==> flow/design.v <==
`timescale 1ns / 1ps
module mux(in0, in1, select, out);
    input wire select; 
    input wire [7:0] in0;
    input wire [7:0] in1;
    output reg[7:0] out;
    always @(*)
    begin
        if(select == 0)
        begin
            out <= in0;
        end
        else begin
            out <= in1;
        end
    end
endmodule
`timescale 1ns / 1ps
module mux32bit(in0, in1, select, out);
    input wire select; 
    input wire [31:0] in0;
    input wire [25:0] in1;
    output reg[31:0] out;
    always @(*)
    begin
        if(select == 0)
        begin
            out <= in0;
        end
        else begin
            out <= {{6{1'b0}},in1};
        end
    end
endmodule 
`timescale 1ns / 1ps
module mux64bit(in0, in1, select, out);
    input wire select; 
    input wire [63:0] in0;
    input wire [63:0] in1;
    output reg[63:0] out;
    always @(*)
    begin
        if(select == 0)
        begin
            out <= in0;
        end
        else begin
            out <= in1;
        end
    end
endmodule 
`timescale 1ns / 1ps
module control_unit(
    input [31:0] instruction,
    output reg 	     TypeDetect,  
    output reg       ALUSrc,     
    output reg       MemToReg,   
    output reg       MemToVecReg,  
    output reg       RegWriteEnable,   
    output reg       VecRegWriteEnable,  
    output reg       VecWrite,    
    output reg       MemWrite,   
    output reg       Branch,     
    output reg [5:0] ALUOp,      
    output reg       Jump        
);
wire [5:0] opcode;
assign opcode = instruction [31:26];
reg [15:0]  controlSignal;
always @(*)
begin
    case (opcode)
    6'b000000: controlSignal = 16'b0010010000000000;  
    6'b000001: controlSignal = 16'b0010010000000010;  
    6'b000010: controlSignal = 16'b0010010000000100;  
    6'b000100: controlSignal = 16'b0010010000001000;  
    6'b000101: controlSignal = 16'b0010010000001010;  
    6'b000110: controlSignal = 16'b0010010000001100;  
    6'b001000: controlSignal = 16'b0010010000010000;  
    6'b001001: controlSignal = 16'b0010010000010010;  
    6'b001010: controlSignal = 16'b0010010000010100;  
    6'b001011: controlSignal = 16'b0010010000010110;  
    6'b010000: controlSignal = 16'b0100000000100000;  
    6'b010001: controlSignal = 16'b0100000000100010;  
    6'b010010: controlSignal = 16'b0100000000100100;  
    6'b001101: controlSignal = 16'b0011010000000000;  
    6'b001110: controlSignal = 16'b0011010000001000;  
    6'b001111: controlSignal = 16'b0011010000001100;  
    6'b100011: controlSignal = 16'b0011000010010110;  
    6'b011111: controlSignal = 16'b0011000010010100;  
    6'b101101: controlSignal = 16'b1001000000000000;  
    6'b101110: controlSignal = 16'b0001000100000000;  
    6'b100101: controlSignal = 16'b0001100000000000;  
    6'b100110: controlSignal = 16'b0001001000000000;  
    6'b101000: controlSignal = 16'b0011010000010100;  
    6'b110000: controlSignal = 16'b0000000011100001;  
    6'b101100: controlSignal = 16'b0000001100000000;  
    6'b101111: controlSignal = 16'b1000100000000000;  
    default:   controlSignal = 16'b0000000000000000;  
    endcase
end
always @(*)
    begin
	MemToVecReg = controlSignal[15];
	VecRegWriteEnable = controlSignal[14];
	TypeDetect = controlSignal[13];
        ALUSrc   = controlSignal[12];
        MemToReg = controlSignal[11];
        RegWriteEnable = controlSignal[10];
        MemWrite = controlSignal[9];
        VecWrite  = controlSignal[8];
        Branch   = controlSignal[7];
        ALUOp    = controlSignal[6:1];
        Jump     = controlSignal[0];
    end
endmodule
`timescale 1ns / 1ps
module ProgramCounter(
    input clk,
    input reset,
    input zero,
    input branch,
    input jump,
    input [31:0] regAddress,
    output reg [31:0] pc 
);
    wire [31:0] pcPlus4;
    wire [1:0] pcControl;
    assign pcPlus4 = pc + 4;
    assign pcControl = (jump | (branch==1 & zero == 1)) ? 2'b01 : 2'b00;
    always @(posedge clk)
    begin
        if(reset == 1)
            pc <= 32'h00000000;
        else
        begin
            case(pcControl)
                2'b01: pc <= regAddress;                                                     
                default: pc <= pcPlus4;                                                      
            endcase
        end
    end
endmodule
`timescale 1ns / 1ps
module Register_File(
        clk,
        read_addr1,
        read_addr2,
        read_data1,
        read_data2,
        write_addr,
        write_data,
        write_enable
    );
input wire clk;
input wire [4:0]  read_addr1;
input wire [4:0]  read_addr2;
input wire [4:0]  write_addr;
input wire [7:0] write_data;
input wire        write_enable;
output reg [7:0] read_data1;
output reg [7:0] read_data2;
    reg [7:0] Register_File [30:0];  
always @(*)
    begin
    read_data1 = 8'b00000000;
    read_data2 = 8'b00000000;
    if (read_addr1 != 5'b11111) begin
        read_data1 = Register_File[read_addr1];
    end 
    if (read_addr2 != 5'b11111) begin
        read_data2 = Register_File[read_addr2]; 
    end
    end
always @(posedge(clk))
    begin
    if (write_enable) begin
        if (write_addr != 5'b11111) begin
            Register_File[write_addr] <= write_data;   
        end
    end
   end
endmodule
`timescale 1ns / 1ps
module VectorRegisterFile(
        clk,
        read_data1,
        read_data2,
	read_addr1,
	read_addr2,
        write_data,
	write_addr,
        write_enable
    );
input wire clk;
input wire [63:0] write_data;
input wire        write_enable;
input wire [4:0] write_addr;
input wire [4:0] read_addr1;
input wire [4:0] read_addr2;
output reg [63:0] read_data1;
output reg [63:0] read_data2;
reg [63:0] Register_File [2:0];  
always @(*)
    begin
     read_data1 = {64{1'b0}};
     read_data2 = {64{1'b0}};
     if (read_addr1 < 5'd3) begin
	    read_data1 = Register_File[read_addr1[1:0]];
    	end	
     if (read_addr2 < 5'd3) begin
    	read_data2 = Register_File[read_addr2[1:0]];	
    	end
end
always @(posedge(clk))
    begin
        if (write_enable) begin
    	    if (write_addr < 5'd3) begin
    	        Register_File[write_addr[1:0]] <= write_data;  
    	    end 
        end
    end
endmodule
`timescale 1ns / 1ps
module ALU(clk,a, b, alufn, enable, otp, zero, overflow);
    input wire clk;
    input wire [7:0] a;
    input wire [7:0] b;
    input wire [5:0] alufn;  
    input wire 	     enable;
    output reg [7:0] otp;
    output reg zero;  
    output reg overflow;
    always @(*)
    begin
	otp = {8{1'b0}};
	zero = 1'b0;
	overflow = 1'b0;
	if(enable) begin
        casex(alufn)
            6'b0000xx: begin
        if(alufn[1:0] == 2'b00)
            begin  
                otp = a + b;
                zero = (otp==0)?1:0;
                if ((a >= 0 && b >= 0 && otp < 0) || (a < 0 && b < 0 && otp >= 0))
                    overflow = 1;
                else
                    overflow = 0;
            end
        else if(alufn[1:0] == 2'b01)  
            begin
                otp = a-b;
                zero = (otp==0)?1:0;
                if ((a >= 0 && b < 0 && otp < 0) || (a < 0 && b >= 0 && otp > 0))
                    overflow = 1;
                else
                    overflow = 0;
            end
        else if (alufn[1:0] == 2'b10)  
            begin
                otp = a*b;
                zero = (otp==0)?1:0;
                overflow = 0;
            end
    end
            6'b0001xx: begin
        case (alufn[1:0])
        2'b00:  
            begin
                otp = a & b;
                overflow = 0;
                zero = (otp==0)?1:0;
            end
        2'b01:  
            begin
                otp = a | b;
                overflow = 0;
                zero = (otp==0)?1:0;
            end
        2'b10:   
                begin
                    otp = a ^ b;
                    overflow = 0;
                    zero = (otp==0)?1:0;
                end
        endcase
    end
            6'b0010xx: begin
        case(alufn[1:0])
        2'b00:  
            begin
                otp = a<<b;
                zero = (otp == 0)?1:0;
                overflow = 0;
            end
        2'b01:  
            begin
                otp = a>>b;
                zero = (otp == 0)?1:0;
                overflow = 0;
            end
        2'b10:  
            begin
                otp = (a<b)? 1:0;
                zero = (otp == 0 && a!=b)?1:0;
                overflow = 0;
            end
	2'b11:  
	    begin
		otp = (a==b)?1:0;
		zero = (otp==0)?1:0;
		overflow = 0;
	    end
        endcase
    end
            default:
            begin 
                otp = {8{1'b0}};
            end
        endcase
    end
    else begin
	otp = {8{1'b0}};
	end
end
endmodule
module VPU(
    input wire clk,
    input wire [63:0] a,
    input wire [63:0] b,
    input wire 	      enable,
    input wire [5:0] opCode,  
    output reg [63:0] out);
    reg [31:0] temp;
    always @(*) begin
	out = {64{1'b0}};
	temp = {32{1'b0}};
	if (enable) begin
	case(opCode)
	6'b010000: begin
	out[7:0] = a[7:0] + b[7:0];
	out[15:8] = a[15:8] + b[15:8];
	out[23:16] = a[23:16] + b[23:16];
	out[31:24] = a[31:24] + b[31:24];
	out[39:32] = a[39:32] + b[39:32];
	out[47:40] = a[47:40] + b[47:40];
	out[55:48] = a[55:48] + b[55:48];
	out[63:56] = a[63:56] + b[63:56];
	end
	6'b010001: begin
	out[7:0] = a[7:0] - b[7:0];
	out[15:8] = a[15:8] - b[15:8];
	out[23:16] = a[23:16] - b[23:16];
	out[31:24] = a[31:24] - b[31:24];
	out[39:32] = a[39:32] - b[39:32];
	out[47:40] = a[47:40] - b[47:40];
	out[55:48] = a[55:48] - b[55:48];
	out[63:56] = a[63:56] - b[63:56];
	end
	6'b010010: begin
	temp[15:0] = a[7:0]*b[7:0];
	temp[31:16] = temp[15:0];
	temp[15:0] = a[15:8]*b[15:8];
	temp[31:16] = temp[31:16] + temp[15:0];
	temp[15:0] = a[23:16]*b[23:16];
	temp[31:16] = temp[31:16] + temp[15:0];
	temp[15:0] = a[31:24]*b[31:24];
	temp[31:16] = temp[31:16] + temp[15:0];
	temp[15:0] = a[39:32]*b[39:32];
	temp[31:16] = temp[31:16] + temp[15:0];
	temp[15:0] = a[47:40]*b[47:40];
	temp[31:16] = temp[31:16] + temp[15:0];
	temp[15:0] = a[55:48]*b[55:48];
	temp[31:16] = temp[31:16] + temp[15:0];
	temp[15:0] = a[63:56]*b[63:56];
	temp[31:16] = temp[31:16] + temp[15:0];
	out[7:0] = temp[23:16];
	end
endcase
end
else begin
out = {64{1'b0}};
end
end
endmodule
`timescale 1ns / 1ps
module CPU( input clk,
	input rst,
	input wire [31:0] inst,
	input wire [63:0]	main_memory_input_data_path,
	output reg[63:0] main_memory_output_data_path,
	output wire[31:0] pc_inst_addr,
	output wire		Vector_Write_Access, 
	output wire		Memory_Write_Access,
	output wire		Load_Vector_Flag,
	output wire 		Load_Word_Flag,
	output wire[11:0]	Main_Memory_Address
	);
	wire[31:0]	instruction;
    	wire[31:0]	reg_data1;
	reg[31:0]	temp_reg_data1;
	wire[5:0]		Opcode;
	wire		Branch_Control;
	wire		Jump_Control;
	wire		Word_Reg_Write_Enable;
	wire		Vect_Reg_Write_Enable;
	wire		Vector_vs_Word;
	wire		Reg_Imm_Flag;
	wire[4:0]	destination_reg;
	wire[4:0] 	source_reg1;
	wire[4:0] 	source_reg2;
	wire[7:0] 	operand1;
	wire[7:0]	temp_operand2;
	wire[7:0] 	operand2;
	wire[7:0] 	alu_output_word;
	wire[7:0]	data_to_wordreg;
	wire[63:0] 	vect_operand1;
	wire[63:0]	vect_operand2;
	wire[63:0]	vpu_vec_output;
	wire[63:0]	data_to_vec_reg;
	wire 		zero;
	wire		overflow;
	wire[63:0] 	vector_output_memory;
	wire[7:0]	word_output_memory;
	wire[63:0]	vector_input_memory;
	wire[7:0]	word_input_memory;
	wire		Reg_Address_Read;
ProgramCounter prc(.clk(clk),
	.reset(rst),
	.zero(zero),
	.branch(Branch_Control),
	.jump(Jump_Control),
	.regAddress(reg_data1),
	.pc(pc_inst_addr)
);
assign instruction = inst;
control_unit control_signal(.instruction(instruction),
	.ALUOp(Opcode),
	.VecWrite(Vector_Write_Access),
	.MemWrite(Memory_Write_Access),
	.Branch(Branch_Control),
	.Jump(Jump_Control),
	.RegWriteEnable(Word_Reg_Write_Enable),
	.VecRegWriteEnable(Vect_Reg_Write_Enable),
	.MemToVecReg(Load_Vector_Flag),
	.MemToReg(Load_Word_Flag),
	.TypeDetect(Vector_vs_Word),
	.ALUSrc(Reg_Imm_Flag)
);
mux32bit RegAddselect(.select(Jump_Control),
	.in0(temp_reg_data1),
	.in1(instruction[25:0]),
	.out(reg_data1)
);
assign destination_reg = instruction[25:21];
assign source_reg1 = instruction[20:16];
assign source_reg2 = instruction[15:11];
assign word_output_memory = main_memory_input_data_path[7:0];
assign vector_output_memory = main_memory_input_data_path;
assign Reg_Address_Read = Load_Word_Flag & Load_Vector_Flag;
mux DataToReg(.select(Load_Word_Flag),
	.in0(alu_output_word),
	.in1(word_output_memory),
	.out(data_to_wordreg)
);
mux64bit VectToReg(.select(Load_Vector_Flag),
	.in0(vpu_vec_output),
	.in1(vector_output_memory),
	.out(data_to_vec_reg)
);
Register_File reg_value_retrival_And_Update(.clk(clk),
		.read_addr1(source_reg1),
		.read_addr2(source_reg2),
		.read_data1(operand1),
		.read_data2(temp_operand2),
		.write_addr(destination_reg),
		.write_data(data_to_wordreg),
		.write_enable(((Word_Reg_Write_Enable & !Vect_Reg_Write_Enable) | Load_Word_Flag) & !Reg_Address_Read)
);
mux decision_between_immediate_reg(.select(Reg_Imm_Flag),
	.in0(temp_operand2),
	.in1(instruction[15:8]),
	.out(operand2)
);
VectorRegisterFile vect_value_retrival_And_Update(.clk(clk),
		.read_addr1(source_reg1),
		.read_addr2(source_reg2),
		.read_data1(vect_operand1),
		.read_data2(vect_operand2),
		.write_addr(destination_reg),
		.write_data(data_to_vec_reg),
		.write_enable(((Vect_Reg_Write_Enable & !Word_Reg_Write_Enable) | Load_Vector_Flag) & !Reg_Address_Read)
);
ALU alu(.clk(clk),
	.a(operand1), 
	.b(operand2), 	
	.alufn(Opcode), 
	.enable(Vector_vs_Word), 
	.otp(alu_output_word), 
	.zero(zero), 
	.overflow(overflow)
);
VPU vpu(.clk(clk),
	.a(vect_operand1),
	.b(vect_operand2),
	.enable((!Vector_vs_Word) & (Vect_Reg_Write_Enable)),
	.opCode(Opcode),
	.out(vpu_vec_output)
);
assign vector_input_memory = vect_operand1;
assign word_input_memory = operand1;
always @(posedge clk) begin
	if (Load_Word_Flag & !Memory_Write_Access & Load_Vector_Flag & !Vector_Write_Access) begin
		temp_reg_data1 <= main_memory_input_data_path[31:0];
	end
end
always @(*) 
    begin
    main_memory_output_data_path = {64{1'b0}};
    if(!Load_Word_Flag & Memory_Write_Access & !Load_Vector_Flag & !Vector_Write_Access) begin
	main_memory_output_data_path[63:8] = 56'h00000000000000;
        main_memory_output_data_path[7:0] = word_input_memory;
    end 
    else if (!Load_Word_Flag & !Memory_Write_Access & !Load_Vector_Flag & Vector_Write_Access) begin
	main_memory_output_data_path = vector_input_memory;
    end
    else if ((!Load_Word_Flag & Memory_Write_Access & !Load_Vector_Flag & Vector_Write_Access)) begin
	main_memory_output_data_path[63:32] = 32'h00000000;
	main_memory_output_data_path[31:0] = pc_inst_addr;
	end
end
assign Main_Memory_Address = instruction[11:0];
endmodule
From RTL to reports: CPU
Tool output for the design above, in the order of the flow.
Line numbers count from 1 in the design file above.
Operators carry their Yosys type and port widths (W data, S select, Z words).
Cell names lack the library's common part.
{"block": "design", "top": "CPU", "clk_port": "clk", "library": "sky130hd", "corner": "tt_025C_1v80"}

Word level
Yosys after proc, flatten, opt, wreduce and memory -nomap, before mapping. Enables and synchronous resets that opt folds into registers are not counted as muxes. Memory bits, and registers merged into a memory's read port (data or address), are not among the register bits. Print and check cells are not counted. Equal cells are merged and count once.
Yosys's memory passes give these memory sizes; they may raise the number of words (mostly to a power of two), join words into wider ones and drop unused or constant bits.
{"block": "word_totals", "reg_bits": 64, "ramBits": 440, "romBits": 1024, "mem_count": 3, "inputBits": 98, "word_cells": 165}
{"block": "memory_table", "memory": "(name not given)", "size": 64, "width": 16, "read_ports": 1, "write_ports": 0, "line": 72, "rtl": "case (opcode)"}
{"block": "memory_table", "memory": "reg_value_retrival_And_Update.Register_File", "size": 31, "width": 8, "read_ports": 2, "write_ports": 1, "line": 163, "rtl": "reg [7:0] Register_File [30:0];"}
{"block": "memory_table", "memory": "vect_value_retrival_And_Update.Register_File", "size": 3, "width": 64, "read_ports": 2, "write_ports": 1, "line": 203, "rtl": "reg [63:0] Register_File [2:0];"}
{"block": "op_classes", "n_addsub": 26, "n_mul": 9, "n_cmp": 4, "eq_ne": 14, "n_shift": 2, "n_mux": 61, "n_logic": 23, "n_reduce_logical": 21}
{"block": "op_table", "op": "$mul A8 B8 Y8", "count": 9}
{"block": "op_table", "op": "$mux W64", "count": 7}
{"block": "op_table", "op": "$add A8 B8 Y8", "count": 16}
{"block": "op_table", "op": "$pmux W8 S2", "count": 7}
{"block": "op_table", "op": "$mux W32", "count": 3}
{"block": "op_table", "op": "$mux W8", "count": 11}
{"block": "op_table", "op": "$logic_not A8 Y1", "count": 10}
{"block": "op_table", "op": "$sub A8 B8 Y8", "count": 9}
{"block": "op_table", "op": "$pmux W8 S3", "count": 3}
{"block": "op_table", "op": "$mux W56", "count": 1}
{"block": "op_table", "op": "$add A32 B3 Y32 const B", "count": 1}
{"block": "op_table", "op": "$pmux W8 S4", "count": 1}
{"block": "op_table", "op": "$mux W1", "count": 21}
{"block": "op_table", "op": "$eq A6 B5 Y1 const B", "count": 3}
{"block": "op_table", "op": "$and A1 B1 Y1", "count": 17}
{"block": "op_table", "op": "$lt A5 B2 Y1 const B", "count": 3}
{"block": "op_table", "op": "$ne A5 B5 Y1 const B", "count": 3}
{"block": "op_table", "op": "$mux W5", "count": 2}
{"block": "op_table", "op": "$logic_not A1 Y1", "count": 8}
{"block": "op_table", "op": "$lt A8 B8 Y1", "count": 1}
{"block": "op_table", "op": "$eq A8 B8 Y1", "count": 1}
{"block": "op_table", "op": "$ne A8 B8 Y1", "count": 1}
{"block": "op_table", "op": "$and A8 B8 Y8", "count": 1}
{"block": "op_table", "op": "$or A8 B8 Y8", "count": 1}
{"block": "op_table", "op": "$xor A8 B8 Y8", "count": 1}
{"block": "op_table", "op": "$shl A8 B8 Y8", "count": 1}
{"block": "op_table", "op": "$shr A8 B8 Y8", "count": 1}
{"block": "op_table", "op": "$pmux W1 S3", "count": 2}
Other operator kinds: 10; their cells: 15.

Logic depth
Depth = most cells in a row (Yosys ltp): at word level without a register or memory, in the mapped netlist without a sequential cell, where the memories' decode and read muxes count.
{"block": "logic_depth", "ltp_word": 16, "abc_area": 0, "mapped_depth": 40}

Mapped cells and area
Source: synth_stat.txt of the flow (Yosys; design flattened, memories mapped). It holds for the ABC_AREA given above (unset counts as 0); a run with the other value may have another netlist.
{"block": "by_type", "cell": "edfxtp_1", "count": 472, "area_total_um2": 1.42E+04}
{"block": "by_type", "cell": "fa_1", "count": 172, "area_total_um2": 3.44E+03}
{"block": "by_type", "cell": "ha_1", "count": 246, "area_total_um2": 3.08E+03}
{"block": "by_type", "cell": "mux4_2", "count": 105, "area_total_um2": 2.36E+03}
{"block": "by_type", "cell": "xnor2_1", "count": 184, "area_total_um2": 1.61E+03}
{"block": "by_type", "cell": "nor2_1", "count": 375, "area_total_um2": 1407.6}
{"block": "by_type", "cell": "nand2_1", "count": 338, "area_total_um2": 1.27E+03}
{"block": "by_type", "cell": "mux2i_1", "count": 126, "area_total_um2": 1261.21}
{"block": "by_type", "cell": "inv_1", "count": 335, "area_total_um2": 1.26E+03}
{"block": "by_type", "cell": "xor2_1", "count": 92, "area_total_um2": 805.773}
{"block": "by_type", "cell": "o21ai_0", "count": 159, "area_total_um2": 795.763}
{"block": "by_type", "cell": "mux2_2", "count": 68, "area_total_um2": 765.734}
{"block": "by_type", "cell": "o211ai_1", "count": 93, "area_total_um2": 698.17}
{"block": "by_type", "cell": "dfxtp_1", "count": 32, "area_total_um2": 640.614}
{"block": "by_type", "cell": "nand2b_1", "count": 92, "area_total_um2": 575.552}
{"block": "by_type", "cell": "a21oi_1", "count": 89, "area_total_um2": 445.427}
{"block": "by_type", "cell": "mux4_1", "count": 14, "area_total_um2": 367.853}
{"block": "by_type", "cell": "a21o_1", "count": 45, "area_total_um2": 337.824}
Not listed: further types 64, cells in them 618.
{"block": "mapped", "cell_count": 3655, "synth_area_um2": 39515.4, "ffs": 504, "buffers": 192}
The figures by module come from a second, unflattened synthesis with its own total; it is not the netlist above.
{"block": "unflattened", "cells_unflattened": 3847, "area_unflattened_um2": 42246.8}
Rows give one instance, submodules left out.
{"block": "by_module", "mod": "Register_File", "n_inst": 1, "cells": 655, "mod_area_um2": 11775.0, "mod_seq_area_um2": 7447.1}
{"block": "by_module", "mod": "VPU", "n_inst": 1, "cells": 1453, "mod_area_um2": 11775.0, "mod_seq_area_um2": 0.0}
{"block": "by_module", "mod": "VectorRegisterFile", "n_inst": 1, "cells": 726, "mod_area_um2": 9848.2, "mod_seq_area_um2": 5765.5}
{"block": "by_module", "mod": "ALU", "n_inst": 1, "cells": 447, "mod_area_um2": 3024.2, "mod_seq_area_um2": 0.0}
{"block": "by_module", "mod": "ProgramCounter", "n_inst": 1, "cells": 228, "mod_area_um2": 1779.2, "mod_seq_area_um2": 640.6}
{"block": "by_module", "mod": "CPU", "n_inst": 1, "cells": 146, "mod_area_um2": 1773.0, "mod_seq_area_um2": 960.9}
{"block": "by_module", "mod": "mux64bit", "n_inst": 1, "cells": 71, "mod_area_um2": 1077.3, "mod_seq_area_um2": 0.0}
{"block": "by_module", "mod": "mux32bit", "n_inst": 1, "cells": 36, "mod_area_um2": 483.0, "mod_seq_area_um2": 0.0}
{"block": "by_module", "mod": "control_unit", "n_inst": 1, "cells": 67, "mod_area_um2": 449.2, "mod_seq_area_um2": 0.0}
{"block": "by_module", "mod": "mux", "n_inst": 2, "cells": 9, "mod_area_um2": 131.4, "mod_seq_area_um2": 0.0}

Timing after synthesis
Path of least setup slack by OpenSTA after synthesis, without wires, with an ideal clock, recovery checks aside; 20% of the period is set as input and as output delay. Where synthesis merged equal registers, the netlist keeps one of their names.
{"block": "synth_path", "path_kind": "input-to-reg", "startpoint": "input inst[16]", "endpoint": "memory vect_value_retrival_And_Update.Register_File[0][7]", "tclk_ps": 12000, "input_delay_ps": 2400, "launch_ps": 2400, "t_arrival_ps": 10509, "t_required_ps": 11730, "path_slack_ps": 1221, "delay_ps": 8379, "path_stages": 36, "path_buffers": 6, "synth_period_reached_ps": 10779}
"delay_ps" = arrival - input delay + setup time.
"path_stages": output pins that drive a net of the path, with the launching flip-flop's if there is one; two outputs of one cell count as two.
"synth_period_reached_ps" is the clock period less the worst setup slack; recovery checks do not enter. This is arithmetic on one report: input and output delays are still those of the set period (20% each).
{"block": "synth_between", "cell_sequence": "buf_6 -> buf_6 -> buf_6 -> buf_4 -> buf_4 -> buf_6 -> a211oi_1 -> or3_1 -> inv_1 -> nand2b_1 -> fa_1 -> inv_1 -> fa_1 -> ha_1 -> fa_1 -> inv_1 -> fa_1 -> inv_1 -> fa_1 -> fa_1 -> fa_1 -> fa_1 -> inv_1 -> fa_1 -> inv_1 -> ha_1 -> o21ai_0 -> nand2b_1 -> a21o_1 -> a21oi_1 -> xnor2_1 -> xnor2_1 -> xnor2_1 -> xnor2_1 -> xnor2_1 -> o21ai_1"}
{"block": "synth_lines", "element": "start, declared", "line": 390, "rtl": "input wire [31:0] inst,"}
{"block": "synth_lines", "element": "end, declared", "line": 203, "rtl": "reg [63:0] Register_File [2:0];"}
No chain of elaborated cells between the ends is given.

Path in the finished layout
Path of least setup slack in the final report of run A (OpenROAD, finished layout, wires in). Where an end is a register, its clock arrival counts in the times.
The path's times are printed in steps of 10 ps; the period is the one set.
{"block": "layout_path", "path_kind": "input-to-reg", "startpoint": "input inst[12]", "endpoint": "memory vect_value_retrival_And_Update.Register_File[1][7]", "tclk_ps": 11700, "input_delay_ps": 2340, "launch_ps": 2340, "t_arrival_ps": 10750, "t_required_ps": 12100, "path_slack_ps": 1340, "path_stages": 30, "path_buffers": 3}
{"block": "layout_between", "cell_sequence": "clkbuf_16 -> a2111oi_4 -> buf_12 -> o211ai_1 -> buf_4 -> or2_4 -> fa_1 -> inv_1 -> fa_1 -> fa_2 -> inv_2 -> fa_1 -> inv_2 -> fa_1 -> fa_1 -> fa_1 -> fa_1 -> fa_1 -> inv_2 -> fa_2 -> xnor2_2 -> xnor2_1 -> xnor2_1 -> xnor2_1 -> xnor2_1 -> xnor2_2 -> xnor2_1 -> xnor2_1 -> xnor2_2 -> o21ai_2"}
{"block": "layout_lines", "element": "start, declared", "line": 390, "rtl": "input wire [31:0] inst,"}
{"block": "layout_lines", "element": "end, declared", "line": 203, "rtl": "reg [63:0] Register_File [2:0];"}
No chain of elaborated cells between the ends is given.

Measured results for CPU: 2 stored runs of the Yosys and OpenROAD flow on sky130hd. The settings differ; the order carries no meaning. The constraints put input and output delay at 20% of the set period each and load the outputs with 0.01 pF.
"timing.achieved_period_ps" means the clock period less the worst setup slack. The figure is calculated, with input and output delays left at 20% of the set period.
"timing.worst_path_ps": the worst setup path's part of the clock period (all of it between registers, 20% less for each end at a port) less its slack. A launch clock that arrives late makes it longer, a capture clock that arrives late makes it shorter.
By "power_total_uw" is meant OpenSTA's value without simulated activity: inputs other than the clock are taken to toggle once in ten clock periods, and the tool carries that through the logic.
"timing.worst_path_ps" is known to 10 ps.

Run A
==> flow/run.sh <==
#!/bin/bash
# the make line also repeats the synthesis and layout settings of config.mk as NAME=value (left out here)
make -C /OpenROAD-flow-scripts/flow DESIGN_CONFIG=/design/flow/config.mk WORK_HOME=/design/flow/orfs CLKGATE_MAP_FILE= finish
==> flow/config.mk <==
export PLATFORM = sky130hd
export DESIGN_NAME = CPU
export DESIGN_NICKNAME = CPU
export VERILOG_FILES = /design/flow/design.v
export SDC_FILE = /design/flow/constraint.sdc
export NUM_CORES = 4
export LEC_CHECK = 0
export ABC_AREA = 0
export CAP_MARGIN = 35
export CELL_PAD_IN_SITES_DETAIL_PLACEMENT = 2
export CELL_PAD_IN_SITES_GLOBAL_PLACEMENT = 2
export CORE_ASPECT_RATIO = 1.29
export CORE_MARGIN = 4
export CORE_UTILIZATION = 16
export CTS_CLUSTER_SIZE = 45
export GPL_ROUTABILITY_DRIVEN = 0
export GPL_TIMING_DRIVEN = 1
export MIN_ROUTING_LAYER = met2
export PLACE_DENSITY_LB_ADDON = 0.01
export SETUP_SLACK_MARGIN = 3.02
export SLEW_MARGIN = 15
export TNS_END_PERCENT = 90
==> flow/constraint.sdc <==
create_clock -name core_clock -period 11.7 [get_ports {clk}]
set_input_delay 2.3400 -clock core_clock [delete_from_list [all_inputs] [get_ports {clk}]]
set_output_delay 2.3400 -clock core_clock [all_outputs]
set_load 0.01 [all_outputs]

==> results of run A, as JSON <==
{
  "timing.achieved_period_ps": 10356,
  "power_total_uw": 5604,
  "util_frac": 0.214,
  "total_die_area_um2": 255051.0,
  "timing.worst_path_ps": 8020,
  "worst_path_kind": "input-to-reg",
  "post_route_stdcell_area_um2": 52469.1,
  "ys_area_um2": 39515.4,
  "fin_ws_ps": 1344,
  "setupTns_ps": 0,
  "holdWs_ps": 523
}

Run B
==> flow/run.sh <==
#!/bin/bash
# the make line also repeats the synthesis and layout settings of config.mk as NAME=value (left out here)
make -C /OpenROAD-flow-scripts/flow DESIGN_CONFIG=/design/flow/config.mk WORK_HOME=/design/flow/orfs CLKGATE_MAP_FILE= finish
==> flow/config.mk <==
export PLATFORM = sky130hd
export DESIGN_NAME = CPU
export DESIGN_NICKNAME = CPU
export VERILOG_FILES = /design/flow/design.v
export SDC_FILE = /design/flow/constraint.sdc
export NUM_CORES = 4
export LEC_CHECK = 0
export ABC_AREA = 1
export CAP_MARGIN = 20
export CELL_PAD_IN_SITES_DETAIL_PLACEMENT = 2
export CORE_ASPECT_RATIO = 1.69
export CORE_MARGIN = 2
export CORE_UTILIZATION = 19
export CTS_CLUSTER_SIZE = 53
export GPL_ROUTABILITY_DRIVEN = 1
export GPL_TIMING_DRIVEN = 0
export MIN_ROUTING_LAYER = met2
export PLACE_DENSITY_LB_ADDON = 0.29
export SETUP_SLACK_MARGIN = 0.24
export SLEW_MARGIN = 15
==> flow/constraint.sdc <==
create_clock -name core_clock -period 11.7 [get_ports {clk}]
set_input_delay 2.3400 -clock core_clock [delete_from_list [all_inputs] [get_ports {clk}]]
set_output_delay 2.3400 -clock core_clock [all_outputs]
set_load 0.01 [all_outputs]

==> results of run B, as JSON <==
{
  "timing.achieved_period_ps": 11512,
  "power_total_uw": 5782,
  "util_frac": 0.239,
  "total_die_area_um2": 222576.0,
  "timing.worst_path_ps": 9170,
  "worst_path_kind": "input-to-reg",
  "post_route_stdcell_area_um2": 52155.0,
  "ys_area_um2": 41551.1,
  "fin_ws_ps": 188,
  "setupTns_ps": 0,
  "holdWs_ps": 466
}
